==> flow/design.v <==
module convolve #(parameter KERNEL_SIZE = 9,
                  parameter DATA_WIDTH  = 8,
                  parameter KDATA_WIDTH = 8,
                  parameter ACTIVATION  = "RELU")
(
   input  logic                   clk,
   input  logic                   rst,
   input  logic                   en_convolve,
   input  logic [0:KERNEL_SIZE-1] [DATA_WIDTH-1:0] image,
   input  logic [0:KERNEL_SIZE-1][KDATA_WIDTH-1:0] kernel,  
   output logic  [DATA_WIDTH-1:0] feature_map,
   output logic                   feature_out
);
function [DATA_WIDTH-1:0] activation;
   input [DATA_WIDTH+KDATA_WIDTH+$clog2(KERNEL_SIZE)-1:0] weighted_inputs;
   begin
      case(ACTIVATION)
         "RELU": begin
            if (weighted_inputs[DATA_WIDTH+KDATA_WIDTH+$clog2(KERNEL_SIZE)-1]) activation = 0;  
            else activation = weighted_inputs[DATA_WIDTH+KDATA_WIDTH-2-1:KDATA_WIDTH-2];      
         end
         "SIGNUM": begin
            if (weighted_inputs[DATA_WIDTH+KDATA_WIDTH+$clog2(KERNEL_SIZE)-1]) activation = 0;  
            else activation = {DATA_WIDTH{1'b1}};
         end
         default: activation = 'h0;
      endcase
   end
endfunction
function [KDATA_WIDTH-1:0] twos_compl;
   input [KDATA_WIDTH-1:0] kernel;
   twos_compl = (~kernel) + 1;
endfunction
logic en_convolve_q;
logic [0:KERNEL_SIZE-1][DATA_WIDTH+KDATA_WIDTH-1:0] feat_mult_c;
logic [0:KERNEL_SIZE-1][DATA_WIDTH+KDATA_WIDTH-1:0] feat_mult_q;
logic [DATA_WIDTH+KDATA_WIDTH+$clog2(KERNEL_SIZE)-1:0] feature_map_c;
logic [0:KERNEL_SIZE-1][KDATA_WIDTH-1:0] kernel_abs;
always_comb begin
   for (int i=0;i<KERNEL_SIZE; i=i+1) begin
      kernel_abs[i] = kernel[i][KDATA_WIDTH-1] ? twos_compl(kernel[i]) : kernel[i];  
   end
end
always_comb begin
   feat_mult_c = 'h0;
   for (int i=0; i<KERNEL_SIZE; i=i+1) begin
      feat_mult_c[i][DATA_WIDTH+KDATA_WIDTH-1]     = kernel[i][KDATA_WIDTH-1];                 
      feat_mult_c[i][DATA_WIDTH+KDATA_WIDTH-2:0]   = image[i]*kernel_abs[i][KDATA_WIDTH-2:0];  
   end
end
always_comb begin
   feature_map_c = 'h0;
   for (int i=0; i<KERNEL_SIZE; i=i+1) begin
      feature_map_c = feat_mult_q[i][DATA_WIDTH+KDATA_WIDTH-1] ? feature_map_c - feat_mult_q[i][DATA_WIDTH+KDATA_WIDTH-2:0]:  
                                                                 feature_map_c + feat_mult_q[i][DATA_WIDTH+KDATA_WIDTH-2:0];   
   end
end
always_ff@(posedge clk) begin
   en_convolve_q <= en_convolve;
end
always_ff@(posedge clk, negedge rst) begin
   if (~rst) begin
      feat_mult_q <= 'h0;
      feature_map <= 'h0;
      feature_out <= 1'b0;
   end
   else begin
      if (en_convolve) begin
         feat_mult_q <= feat_mult_c;
      end
      if (en_convolve_q) begin
         feature_map <= activation(feature_map_c);  
         feature_out <= 1'b1;
      end else begin
         feature_map <= 'h0;
         feature_out <= 1'b0;
      end
   end
end
endmodule
module conv_layer # (parameter KERNEL_SIZE = 3,
                     parameter IMGCOL      = 8,
                     parameter IMGROW      = 8,
                     parameter DATA_WIDTH  = 8,
                     parameter KDATA_WIDTH = 8,
                     parameter ACTIVATION  = "RELU")
(
   input  logic                   clk,
   input  logic                   rst,
   input  logic [0:IMGROW-1][0:IMGCOL-1][DATA_WIDTH-1:0]  image,
   input  logic [0:KERNEL_SIZE-1][0:KERNEL_SIZE-1][KDATA_WIDTH-1:0] kernel,   
   output logic [0:IMGROW-KERNEL_SIZE][0:IMGCOL-KERNEL_SIZE][DATA_WIDTH-1:0]  conv_out,
   output logic                   layer_done_out
);
localparam PAD_SIZE = (KERNEL_SIZE-1)/2;
logic [0:KERNEL_SIZE*KERNEL_SIZE-1][DATA_WIDTH-1:0]  img_window;
logic [0:KERNEL_SIZE*KERNEL_SIZE-1][KDATA_WIDTH-1:0] ker_window;
logic [$clog2(IMGCOL)-1:0] col;
logic [$clog2(IMGROW+1)-1:0] row;
logic [$clog2(IMGCOL-KERNEL_SIZE):0] out_col;
logic [$clog2(IMGROW-KERNEL_SIZE):0] out_row;
logic en_convolve, layer_conv_done, feature_out;
logic [DATA_WIDTH-1:0]  activated_feature;
always_ff@(posedge clk or negedge rst) begin
   if (~rst) begin
      row <= 'h0;
      col <= 'h0;
      layer_conv_done <= 1'b0;
   end
   else begin
      if (row == IMGROW) begin
         row <= 'h0;
         col <= 'h0;
         layer_conv_done <= 1'b1;
      end else if (col==IMGCOL-1) begin
         row <= row+'h1;
         col <= 'h0;
      end else begin
         col <= col+'h1;
         layer_conv_done <= 1'b0;
      end
   end
end
assign layer_done_out = layer_conv_done;
always_comb begin
   for (int i=0; i<KERNEL_SIZE; i=i+1) begin  
      for (int j=0; j<KERNEL_SIZE; j=j+1) begin   
         ker_window[i*KERNEL_SIZE+j] = kernel[i][j];
      end
   end
end
always_ff@(posedge clk or negedge rst) begin
   if (~rst) begin
      img_window  <= 'h0;
      en_convolve <= 1'b0;
   end else begin
      if (row>PAD_SIZE-1 && row<IMGROW-PAD_SIZE &&   
          col>PAD_SIZE-1 && col<IMGCOL-PAD_SIZE)    
      begin
         en_convolve <= 1'b1;
         for (int i=0; i<KERNEL_SIZE; i=i+1) begin  
            for (int j=0; j<KERNEL_SIZE; j=j+1) begin   
               img_window[i*KERNEL_SIZE+j] <= image[row-PAD_SIZE+i][col-PAD_SIZE+j];
            end
         end
      end else begin
         en_convolve <= 1'b0;
         img_window  <= 'h0;
      end
   end
end
convolve #(
   .KERNEL_SIZE (KERNEL_SIZE*KERNEL_SIZE),
   .DATA_WIDTH  (DATA_WIDTH),
   .KDATA_WIDTH (KDATA_WIDTH),
   .ACTIVATION  (ACTIVATION)
) u_convolve (
   .clk          (clk),
   .rst          (rst),
   .en_convolve  (en_convolve),
   .image        (img_window),
   .kernel       (ker_window),
   .feature_map  (activated_feature),
   .feature_out  (feature_out)
);
always_ff@(posedge clk or negedge rst) begin
   if (~rst) begin
      out_row <= 'h0;
      out_col <= 'h0;
   end
   else if (feature_out || layer_conv_done) begin
      if (out_row == IMGROW-KERNEL_SIZE+1 || layer_conv_done) begin
         out_row <= 'h0;
         out_col <= 'h0;
      end else if (out_col==IMGCOL-KERNEL_SIZE) begin
         out_row <= out_row+'h1;
         out_col <= 'h0;
      end else begin
         out_col <= out_col+'h1;
      end
   end
end
always_ff@(posedge clk or negedge rst) begin
   if (~rst) begin
      conv_out <= 'h0;
   end else if (out_row <= IMGROW-KERNEL_SIZE && out_col <= IMGCOL-KERNEL_SIZE) begin
      conv_out[out_row][out_col] <= activated_feature;
   end
end
endmodule
module conv_top (
   input  logic         clk,
   input  logic         rst,
   input  logic [511:0] image,
   input  logic [71:0]  kernel,
   output logic [287:0] conv_out,
   output logic         layer_done_out
);
logic [0:7][0:7][7:0] image_a;
logic [0:2][0:2][7:0] kernel_a;
logic [0:5][0:5][7:0] conv_out_a;
always_comb begin
   for (int r=0; r<8; r++)
      for (int c=0; c<8; c++)
         image_a[r][c] = image[(r*8+c)*8 +: 8];
   for (int i=0; i<3; i++)
      for (int j=0; j<3; j++)
         kernel_a[i][j] = kernel[(i*3+j)*8 +: 8];
   for (int r=0; r<6; r++)
      for (int c=0; c<6; c++)
         conv_out[(r*6+c)*8 +: 8] = conv_out_a[r][c];
end
conv_layer #(
   .KERNEL_SIZE (3),
   .IMGCOL      (8),
   .IMGROW      (8),
   .DATA_WIDTH  (8),
   .KDATA_WIDTH (8),
   .ACTIVATION  ("RELU")
) u_conv_layer (
   .clk            (clk),
   .rst            (rst),
   .image          (image_a),
   .kernel         (kernel_a),
   .conv_out       (conv_out_a),
   .layer_done_out (layer_done_out)
);
endmodule
# Tool chain data of conv_top
# Tool output for the design above before and after an edit, in the order of the flow.
# Lines under "orig" count in the file above, lines under "edited" in the edited file.
# "diff": "edited" minus "orig" as printed here. "change_rel_pct": 100 x difference / "orig".
# Cell names lack the library's common part.
setup:
  design: "conv_top"
  clock_port: "clk"
  library: "sky130hd"
  pvt_corner: "tt_025C_1v80"

# Edit of the RTL
# The edit as a unified diff against the file above.
# The edit is scripted: it alters the design's behaviour and was not made to optimise anything.
# begin of diff
@@ -56,7 +56,5 @@
    end
 end
-always_ff@(posedge clk) begin
-   en_convolve_q <= en_convolve;
-end
+always_comb en_convolve_q = en_convolve;
 always_ff@(posedge clk, negedge rst) begin
    if (~rst) begin
# end of diff

# Word level
# Source: Yosys, flattened and elaborated, memories not mapped. Widths are those after wreduce. Registers that Yosys merges into a memory's read port (data or address) are not register bits. Print and check cells do not count. Equal cells are merged and count once.
bits:
  columns: ["element", "orig", "edited", "diff", "change_rel_pct"]
  rows:
  - ["reg_bits", 531, 530, -1, -0.19]
  - ["latch_bits", 0, 0, 0, null]
  - ["ramBits", 0, 0, 0, null]
  - ["romBits", 0, 0, 0, null]
  - ["clocked_rd_ports_x_width", 0, 0, 0, null]
  - ["mem_count", 0, 0, 0, null]
  - ["inputBits", 586, 586, 0, 0.00]
  - ["output_inout_bits", 289, 289, 0, 0.00]
op_classes:
  columns: ["element", "orig", "edited", "diff", "change_rel_pct"]
  rows:
  - ["add_sub_neg", 55, 55, 0, 0.00]
  - ["mul", 10, 10, 0, 0.00]
  - ["div_mod_pow", 0, 0, 0, null]
  - ["cmp", 6, 6, 0, 0.00]
  - ["n_eq", 5, 5, 0, 0.00]
  - ["shifts", 11, 11, 0, 0.00]
  - ["mux", 41, 41, 0, 0.00]
  - ["logic", 12, 12, 0, 0.00]
  - ["n_reduce_logical", 9, 9, 0, 0.00]
# Unchanged operator kinds not shown: 45.

# Logic depth
# Yosys ltp: most cells in a row. Word level: on the elaborated netlist, between registers, memories and ports. Mapped: between sequential cells and ports; inverters and the memories' decode and read muxes count.
depth:
  columns: ["element", "orig", "edited", "diff", "change_rel_pct"]
  rows:
  - ["depth_word", 20, 20, 0, 0.00]
  - ["abc_area", "0", "0", null, null]
  - ["depth_mapped", 57, 55, -2, -3.51]
  - ["depth_no_buf", 57, 55, -2, -3.51]

# After synthesis
# Yosys stat after the flow's synthesis: flattened, memories mapped to cells. It holds for the ABC_AREA given above (unset counts as 0); a run with the other value may have another netlist.
by_type:
  columns: ["type", "orig", "edited", "diff", "change_rel_pct"]
  rows:
  - ["nand2_1", 705, 559, -146, -20.71]
  - ["nor2_1", 388, 334, -54, -13.92]
  - ["a21oi_1", 338, 292, -46, -13.61]
  - ["mux2_4", 0, 32, 32, null]
  - ["mux2_2", 515, 535, 20, 3.88]
  - ["inv_1", 494, 511, 17, 3.44]
  - ["mux4_2", 302, 319, 17, 5.63]
  - ["xor2_1", 85, 72, -13, -15.29]
  - ["clkbuf_1", 196, 184, -12, -6.12]
  - ["nor4_1", 27, 16, -11, -40.74]
  - ["nand4_1", 20, 9, -11, -55.00]
  - ["nand4_4", 10, 0, -10, -100.00]
  - ["and3_1", 25, 16, -9, -36.00]
  - ["nand4_2", 9, 0, -9, -100.00]
  - ["and2_1", 224, 216, -8, -3.57]
  - ["buf_1", 66, 58, -8, -12.12]
  - ["nand2_4", 0, 8, 8, null]
  - ["mux2i_1", 214, 207, -7, -3.27]
# Unchanged cell types not shown: 13.
# The list need not be complete.
mapped:
  columns: ["element", "orig", "edited", "diff", "change_rel_pct"]
  rows:
  - ["cell_count", 6222, 5961, -261, -4.19]
  - ["area_um2", 61027.3, 60461.7, -565.6, -0.93]
  - ["sequential_area_um2", 13282.7, 13262.7, -20.0, -0.15]
  - ["flip_flops", 531, 530, -1, -0.19]
  - ["n_buf", 268, 244, -24, -8.96]
# The figures by module come from a second, unflattened synthesis with its own total; it is not the netlist above.
hier_totals:
  columns: ["element", "orig", "edited", "diff", "change_rel_pct"]
  rows:
  - ["cells_unflattened", 6053, 6065, 12, 0.20]
  - ["area_unflattened_um2", 61280.0, 61353.8, 73.8, 0.12]
# Each row is one instance without its submodules.
modules_orig:
  columns: ["module", "instances", "n_cells", "area_um2"]
  rows:
  - ["conv_layer", 1, 2460, 30883.4]
  - ["convolve", 1, 3593, 30396.7]
  - ["conv_top", 1, 0, 0.0]
modules_edited:
  columns: ["module", "instances", "n_cells", "area_um2"]
  rows:
  - ["conv_layer", 1, 2460, 30883.4]
  - ["convolve", 1, 3605, 30470.5]
  - ["conv_top", 1, 0, 0.0]

# Path before layout
# Path of least setup slack by OpenSTA after synthesis, without wires, with an ideal clock, recovery checks aside; 20% of the period is set as input and as output delay. Where synthesis merged equal registers, the netlist keeps one of their names.
synth_timing:
  columns: ["element", "orig", "edited", "diff", "change_rel_pct"]
  rows:
  - ["path_type", "reg-to-reg", "reg-to-reg", null, null]
  - ["from", "register u_conv_layer.u_convolve.feat_mult_q", "register u_conv_layer.u_convolve.feat_mult_q", null, null]
  - ["to", "register u_conv_layer.u_convolve.feature_map[0]", "register u_conv_layer.u_convolve.feature_map[6]", null, null]
  - ["clock_period_ns", 11.0, 11.0, 0.0, 0.00]
  - ["setup_ns", 0.132, 0.095, -0.037, null]
  - ["launch_ns", 0.000, 0.000, 0.000, null]
  - ["arrival_time_ns", 9.933, 9.797, -0.136, -1.37]
  - ["t_required_ns", 10.868, 10.905, 0.037, 0.34]
  - ["slack_ns", 0.935, 1.108, 0.173, null]
  - ["delay_ns", 10.065, 9.892, -0.173, -1.72]
  - ["path_stages", 50, 51, 1, 2.00]
  - ["n_path_buf", 0, 0, 0, null]
  - ["synth_period_reached_ns", 10.065, 9.892, -0.173, -1.72]
# "delay_ns" is the arrival time less input delay plus setup time.
# "path_stages" counts driving pins, that of a launching flip-flop among them; a cell with two outputs on the path counts twice.
# "synth_period_reached_ns" = period - worst setup slack (recovery checks aside). The figure is calculated, with input and output delays left at 20% of the set period.
# An end named without its bit number is one bit of that signal or, where synthesis recoded a state register, one of its new flip-flops.
# The rows between start and end are the longest chain of elaborated cells between them; the timing report does not say that the signal goes this way. Where chains are equally long, one stands for them.
# A line is the first line of the expression or statement that the cell stems from. Yosys adds cells for indexed reads and writes and turns some case tables into memories.
# At most two assigning lines are given for a register; there are more.
synth_via_orig:
  path_cell_list: "dfrtp_1 > inv_1 > ha_1 > mux2_2 > fa_1 > nor2b_1 > o21ai_0 > a21boi_0 > o21ai_0 > a21boi_0 > o21a_1 > nor2_1 > o21ai_0 > a21oi_1 > ha_1 > or3_1 > a311oi_1 > nor3_1 > (+14 left out) > nand2_1 > or2_2 > o21ai_0 > xnor2_1 > ha_1 > o21a_1 > nor2_1 > a21oi_1 > xnor2_1 > ha_1 > o2111ai_1 > o21ai_0 > a31oi_1 > xnor3_1 > xnor2_1 > xnor3_1 > xnor2_2 > nor2_1"
  elab_chain_len: 18
synth_lines_orig:
  columns: ["element", "line_no", "source"]
  rows:
  - ["from (decl)", 36, "logic [0:KERNEL_SIZE-1][DATA_WIDTH+KDATA_WIDTH-1:0] feat_mult_q;"]
  - ["from (assign)", 63, "feat_mult_q <= 'h0;"]
  - ["from (assign)", 69, "feat_mult_q <= feat_mult_c;"]
  - ["adder 20 x 15 -> 20 bit", 55, "feature_map_c + feat_mult_q[i][DATA_WIDTH+KDATA_WIDTH-2:0];"]
  - ["two-way mux 20 bit", 54, "feature_map_c = feat_mult_q[i][DATA_WIDTH+KDATA_WIDTH-1] ? feature_map_c - feat_mult_q[i][DATA_WIDTH+KDATA_WID ..."]
  - ["adder 20 x 15 -> 20 bit", 55, null]
  - ["two-way mux 20 bit", 54, null]
  - ["adder 20 x 15 -> 20 bit", 55, null]
  - ["two-way mux 20 bit", 54, null]
  - ["adder 20 x 15 -> 20 bit", 55, null]
  - ["(+4 left out)", null, null]
  - ["two-way mux 20 bit", 54, null]
  - ["adder 20 x 15 -> 20 bit", 55, null]
  - ["two-way mux 20 bit", 54, null]
  - ["adder 20 x 15 -> 20 bit", 55, null]
  - ["two-way mux 20 bit", 54, null]
  - ["two-way mux 8 bit", 19, "if (weighted_inputs[DATA_WIDTH+KDATA_WIDTH+$clog2(KERNEL_SIZE)-1]) activation = 0;"]
  - ["two-way mux 8 bit", 71, "if (en_convolve_q) begin"]
  - ["to (assign)", 72, "feature_map <= activation(feature_map_c);"]
  - ["to (assign)", 75, "feature_map <= 'h0;"]
  - ["to (decl)", 11, "output logic  [DATA_WIDTH-1:0] feature_map,"]
synth_via_edited:
  path_cell_list: "dfrtp_1 > inv_1 > ha_1 > mux2_2 > fa_1 > nor2b_1 > o21ai_0 > a21boi_0 > o21ai_0 > a21boi_0 > o21ai_0 > a21boi_0 > o21a_1 > nor2_1 > xnor2_1 > ha_1 > nor2_1 > a211o_1 > (+15 left out) > a211oi_1 > or3_1 > xor2_1 > ha_1 > or3_1 > o21ai_0 > a21oi_1 > xor2_1 > ha_1 > xnor2_1 > ha_1 > a21o_1 > a31oi_1 > xnor2_1 > xnor3_1 > xor2_1 > xnor3_1 > nor4b_2"
  elab_chain_len: 18
synth_lines_edited:
  columns: ["element", "line_no", "source"]
  rows:
  - ["from (decl)", 36, "logic [0:KERNEL_SIZE-1][DATA_WIDTH+KDATA_WIDTH-1:0] feat_mult_q;"]
  - ["from (assign)", 61, "feat_mult_q <= 'h0;"]
  - ["from (assign)", 67, "feat_mult_q <= feat_mult_c;"]
  - ["adder 20 x 15 -> 20 bit", 55, "feature_map_c + feat_mult_q[i][DATA_WIDTH+KDATA_WIDTH-2:0];"]
  - ["two-way mux 20 bit", 54, "feature_map_c = feat_mult_q[i][DATA_WIDTH+KDATA_WIDTH-1] ? feature_map_c - feat_mult_q[i][DATA_WIDTH+KDATA_WID ..."]
  - ["adder 20 x 15 -> 20 bit", 55, null]
  - ["two-way mux 20 bit", 54, null]
  - ["adder 20 x 15 -> 20 bit", 55, null]
  - ["two-way mux 20 bit", 54, null]
  - ["adder 20 x 15 -> 20 bit", 55, null]
  - ["(+4 left out)", null, null]
  - ["two-way mux 20 bit", 54, null]
  - ["adder 20 x 15 -> 20 bit", 55, null]
  - ["two-way mux 20 bit", 54, null]
  - ["adder 20 x 15 -> 20 bit", 55, null]
  - ["two-way mux 20 bit", 54, null]
  - ["two-way mux 8 bit", 19, "if (weighted_inputs[DATA_WIDTH+KDATA_WIDTH+$clog2(KERNEL_SIZE)-1]) activation = 0;"]
  - ["two-way mux 8 bit", 69, "if (en_convolve_q) begin"]
  - ["to (assign)", 70, "feature_map <= activation(feature_map_c);"]
  - ["to (assign)", 73, "feature_map <= 'h0;"]
  - ["to (decl)", 11, "output logic  [DATA_WIDTH-1:0] feature_map,"]

# Worst path after layout
# From the final timing report of the runs of pair A: the path of least setup slack in the routed layout; clock arrival at registers is part of the times.
layout_timing:
  columns: ["element", "orig", "edited", "diff", "change_rel_pct"]
  rows:
  - ["path_type", "reg-to-reg", "reg-to-reg", null, null]
  - ["from", "register u_conv_layer.u_convolve.feat_mult_q", "register u_conv_layer.u_convolve.feat_mult_q", null, null]
  - ["to", "register u_conv_layer.u_convolve.feature_map[0]", "register u_conv_layer.u_convolve.feature_map[4]", null, null]
  - ["clock_period_ns", 11.0, 11.0, 0.0, 0.00]
  - ["setup_ns", 0.13, 0.08, -0.05, null]
  - ["launch_ns", 0.65, 0.64, -0.01, -1.54]
  - ["arrival_time_ns", 10.76, 10.92, 0.16, 1.49]
  - ["t_required_ns", 11.51, 11.54, 0.03, 0.26]
  - ["slack_ns", 0.75, 0.62, -0.13, null]
  - ["path_stages", 54, 52, -2, -3.70]
  - ["n_path_buf", 0, 1, 1, null]
# An end named without its bit number is one bit of that signal or, where synthesis recoded a state register, one of its new flip-flops.
# The rows between start and end are the longest chain of elaborated cells between them; the timing report does not say that the signal goes this way. Where chains are equally long, one stands for them.
# At most two assigning lines are given for a register; there are more.
layout_via_orig:
  path_cell_list: "dfrtp_1 > inv_1 > ha_1 > mux2_2 > inv_1 > ha_1 > a21o_1 > a21oi_1 > xnor2_1 > ha_1 > a21boi_2 > nor2_1 > ha_1 > o21a_1 > o31a_1 > a21oi_1 > ha_1 > o21a_1 > (+18 left out) > o21ai_0 > a21oi_1 > o21ai_2 > xnor2_1 > ha_1 > o21a_1 > nor2_1 > a21oi_1 > xnor2_1 > ha_1 > o2111ai_1 > o21ai_0 > a31oi_1 > xnor3_1 > xnor2_1 > xnor3_2 > xnor2_4 > nor2_1"
  elab_chain_len: 18
layout_lines_orig:
  columns: ["element", "line_no", "source"]
  rows:
  - ["from (decl)", 36, "logic [0:KERNEL_SIZE-1][DATA_WIDTH+KDATA_WIDTH-1:0] feat_mult_q;"]
  - ["from (assign)", 63, "feat_mult_q <= 'h0;"]
  - ["from (assign)", 69, "feat_mult_q <= feat_mult_c;"]
  - ["adder 20 x 15 -> 20 bit", 55, "feature_map_c + feat_mult_q[i][DATA_WIDTH+KDATA_WIDTH-2:0];"]
  - ["two-way mux 20 bit", 54, "feature_map_c = feat_mult_q[i][DATA_WIDTH+KDATA_WIDTH-1] ? feature_map_c - feat_mult_q[i][DATA_WIDTH+KDATA_WID ..."]
  - ["adder 20 x 15 -> 20 bit", 55, null]
  - ["two-way mux 20 bit", 54, null]
  - ["adder 20 x 15 -> 20 bit", 55, null]
  - ["two-way mux 20 bit", 54, null]
  - ["adder 20 x 15 -> 20 bit", 55, null]
  - ["(+4 left out)", null, null]
  - ["two-way mux 20 bit", 54, null]
  - ["adder 20 x 15 -> 20 bit", 55, null]
  - ["two-way mux 20 bit", 54, null]
  - ["adder 20 x 15 -> 20 bit", 55, null]
  - ["two-way mux 20 bit", 54, null]
  - ["two-way mux 8 bit", 19, "if (weighted_inputs[DATA_WIDTH+KDATA_WIDTH+$clog2(KERNEL_SIZE)-1]) activation = 0;"]
  - ["two-way mux 8 bit", 71, "if (en_convolve_q) begin"]
  - ["to (assign)", 72, "feature_map <= activation(feature_map_c);"]
  - ["to (assign)", 75, "feature_map <= 'h0;"]
  - ["to (decl)", 11, "output logic  [DATA_WIDTH-1:0] feature_map,"]
layout_via_edited:
  path_cell_list: "dfrtp_1 > inv_1 > ha_1 > nand2_1 > a21boi_2 > inv_1 > ha_1 > nor2b_1 > o21a_1 > nor2_1 > xnor2_1 > ha_1 > inv_1 > and3_1 > nor2_1 > ha_1 > xnor2_1 > ha_1 > (+16 left out) > nor2_1 > nor2_1 > o21bai_1 > a21oi_2 > xnor2_1 > ha_1 > a21oi_1 > nor2b_1 > o21ai_0 > nand2b_1 > a221o_1 > a31oi_1 > xnor2_1 > xnor3_1 > xor2_1 > xnor3_2 > buf_4 > nor2_1"
  elab_chain_len: 20
layout_lines_edited:
  columns: ["element", "line_no", "source"]
  rows:
  - ["from (decl)", 36, "logic [0:KERNEL_SIZE-1][DATA_WIDTH+KDATA_WIDTH-1:0] feat_mult_q;"]
  - ["from (assign)", 61, "feat_mult_q <= 'h0;"]
  - ["from (assign)", 67, "feat_mult_q <= feat_mult_c;"]
  - ["subtractor 1 x 15 -> 16 bit", 54, "feature_map_c = feat_mult_q[i][DATA_WIDTH+KDATA_WIDTH-1] ? feature_map_c - feat_mult_q[i][DATA_WIDTH+KDATA_WID ..."]
  - ["two-way mux 20 bit", 54, null]
  - ["adder 20 x 15 -> 20 bit", 55, "feature_map_c + feat_mult_q[i][DATA_WIDTH+KDATA_WIDTH-2:0];"]
  - ["two-way mux 20 bit", 54, null]
  - ["adder 20 x 15 -> 20 bit", 55, null]
  - ["two-way mux 20 bit", 54, null]
  - ["adder 20 x 15 -> 20 bit", 55, null]
  - ["(+6 left out)", null, null]
  - ["two-way mux 20 bit", 54, null]
  - ["adder 20 x 15 -> 20 bit", 55, null]
  - ["two-way mux 20 bit", 54, null]
  - ["adder 20 x 15 -> 20 bit", 55, null]
  - ["two-way mux 20 bit", 54, null]
  - ["two-way mux 8 bit", 19, "if (weighted_inputs[DATA_WIDTH+KDATA_WIDTH+$clog2(KERNEL_SIZE)-1]) activation = 0;"]
  - ["two-way mux 8 bit", 69, "if (en_convolve_q) begin"]
  - ["to (assign)", 70, "feature_map <= activation(feature_map_c);"]
  - ["to (assign)", 73, "feature_map <= 'h0;"]
  - ["to (decl)", 11, "output logic  [DATA_WIDTH-1:0] feature_map,"]

# Flow runs
# Both versions went through the flow (Yosys, OpenROAD) with the same settings in each pair. Constraints: input delay and output delay 20% of the set period each, output load 0.01 pF.
settings_pair_A:
  CORE_UTILIZATION: 40
  PLACE_DENSITY: 0.6
  period_ns: 11.0
  CAP_MARGIN: 20
  CORE_MARGIN: 2
  SLEW_MARGIN: 20
results_pair_A:
  columns: ["element", "orig", "edited", "diff", "change_rel_pct"]
  rows:
  - ["yosys.chip_area_um2", 61027.3, 60461.7, -565.6, -0.93]
  - ["die_footprint_um2", 155709.0, 154280.0, -1429.0, -0.92]
  - ["cell_area_final_um2", 74562.8, 74062.3, -500.5, -0.67]
  - ["fin_util_pct", 49.1, 49.4, 0.3, null]
  - ["setup_worst_slack_ns", 0.749, 0.618, -0.131, null]
  - ["tns_setup_ns", 0.000, 0.000, 0.000, null]
  - ["timing.hold.ws_ns", 0.468, 0.489, 0.021, null]
  - ["clock_period_reached_ns", 10.251, 10.382, 0.131, 1.28]
settings_pair_B:
  ABC_AREA: 1
  CAP_MARGIN: 10
  CORE_UTILIZATION: 34
  CTS_CLUSTER_SIZE: 57
  GPL_ROUTABILITY_DRIVEN: 0
  GPL_TIMING_DRIVEN: 1
  PLACE_DENSITY: 0.39
  SETUP_SLACK_MARGIN: 0.88
  period_ns: 9.73
  CORE_MARGIN: 2
  SLEW_MARGIN: 20
results_pair_B:
  columns: ["element", "orig", "edited", "diff", "change_rel_pct"]
  rows:
  - ["yosys.chip_area_um2", 65467.8, 64904.7, -563.1, -0.86]
  - ["die_footprint_um2", 196076.0, 194406.0, -1670.0, -0.85]
  - ["cell_area_final_um2", 81418.1, 80383.3, -1034.8, -1.27]
  - ["fin_util_pct", 42.4, 42.3, -0.1, null]
  - ["setup_worst_slack_ns", 0.177, 0.077, -0.100, null]
  - ["tns_setup_ns", 0.000, 0.000, 0.000, null]
  - ["timing.hold.ws_ns", 0.479, 0.490, 0.011, null]
  - ["clock_period_reached_ns", 9.553, 9.653, 0.100, 1.05]
# "clock_period_reached_ns" means the clock period less the worst setup slack. The figure is calculated, with input and output delays left at 20% of the set period.
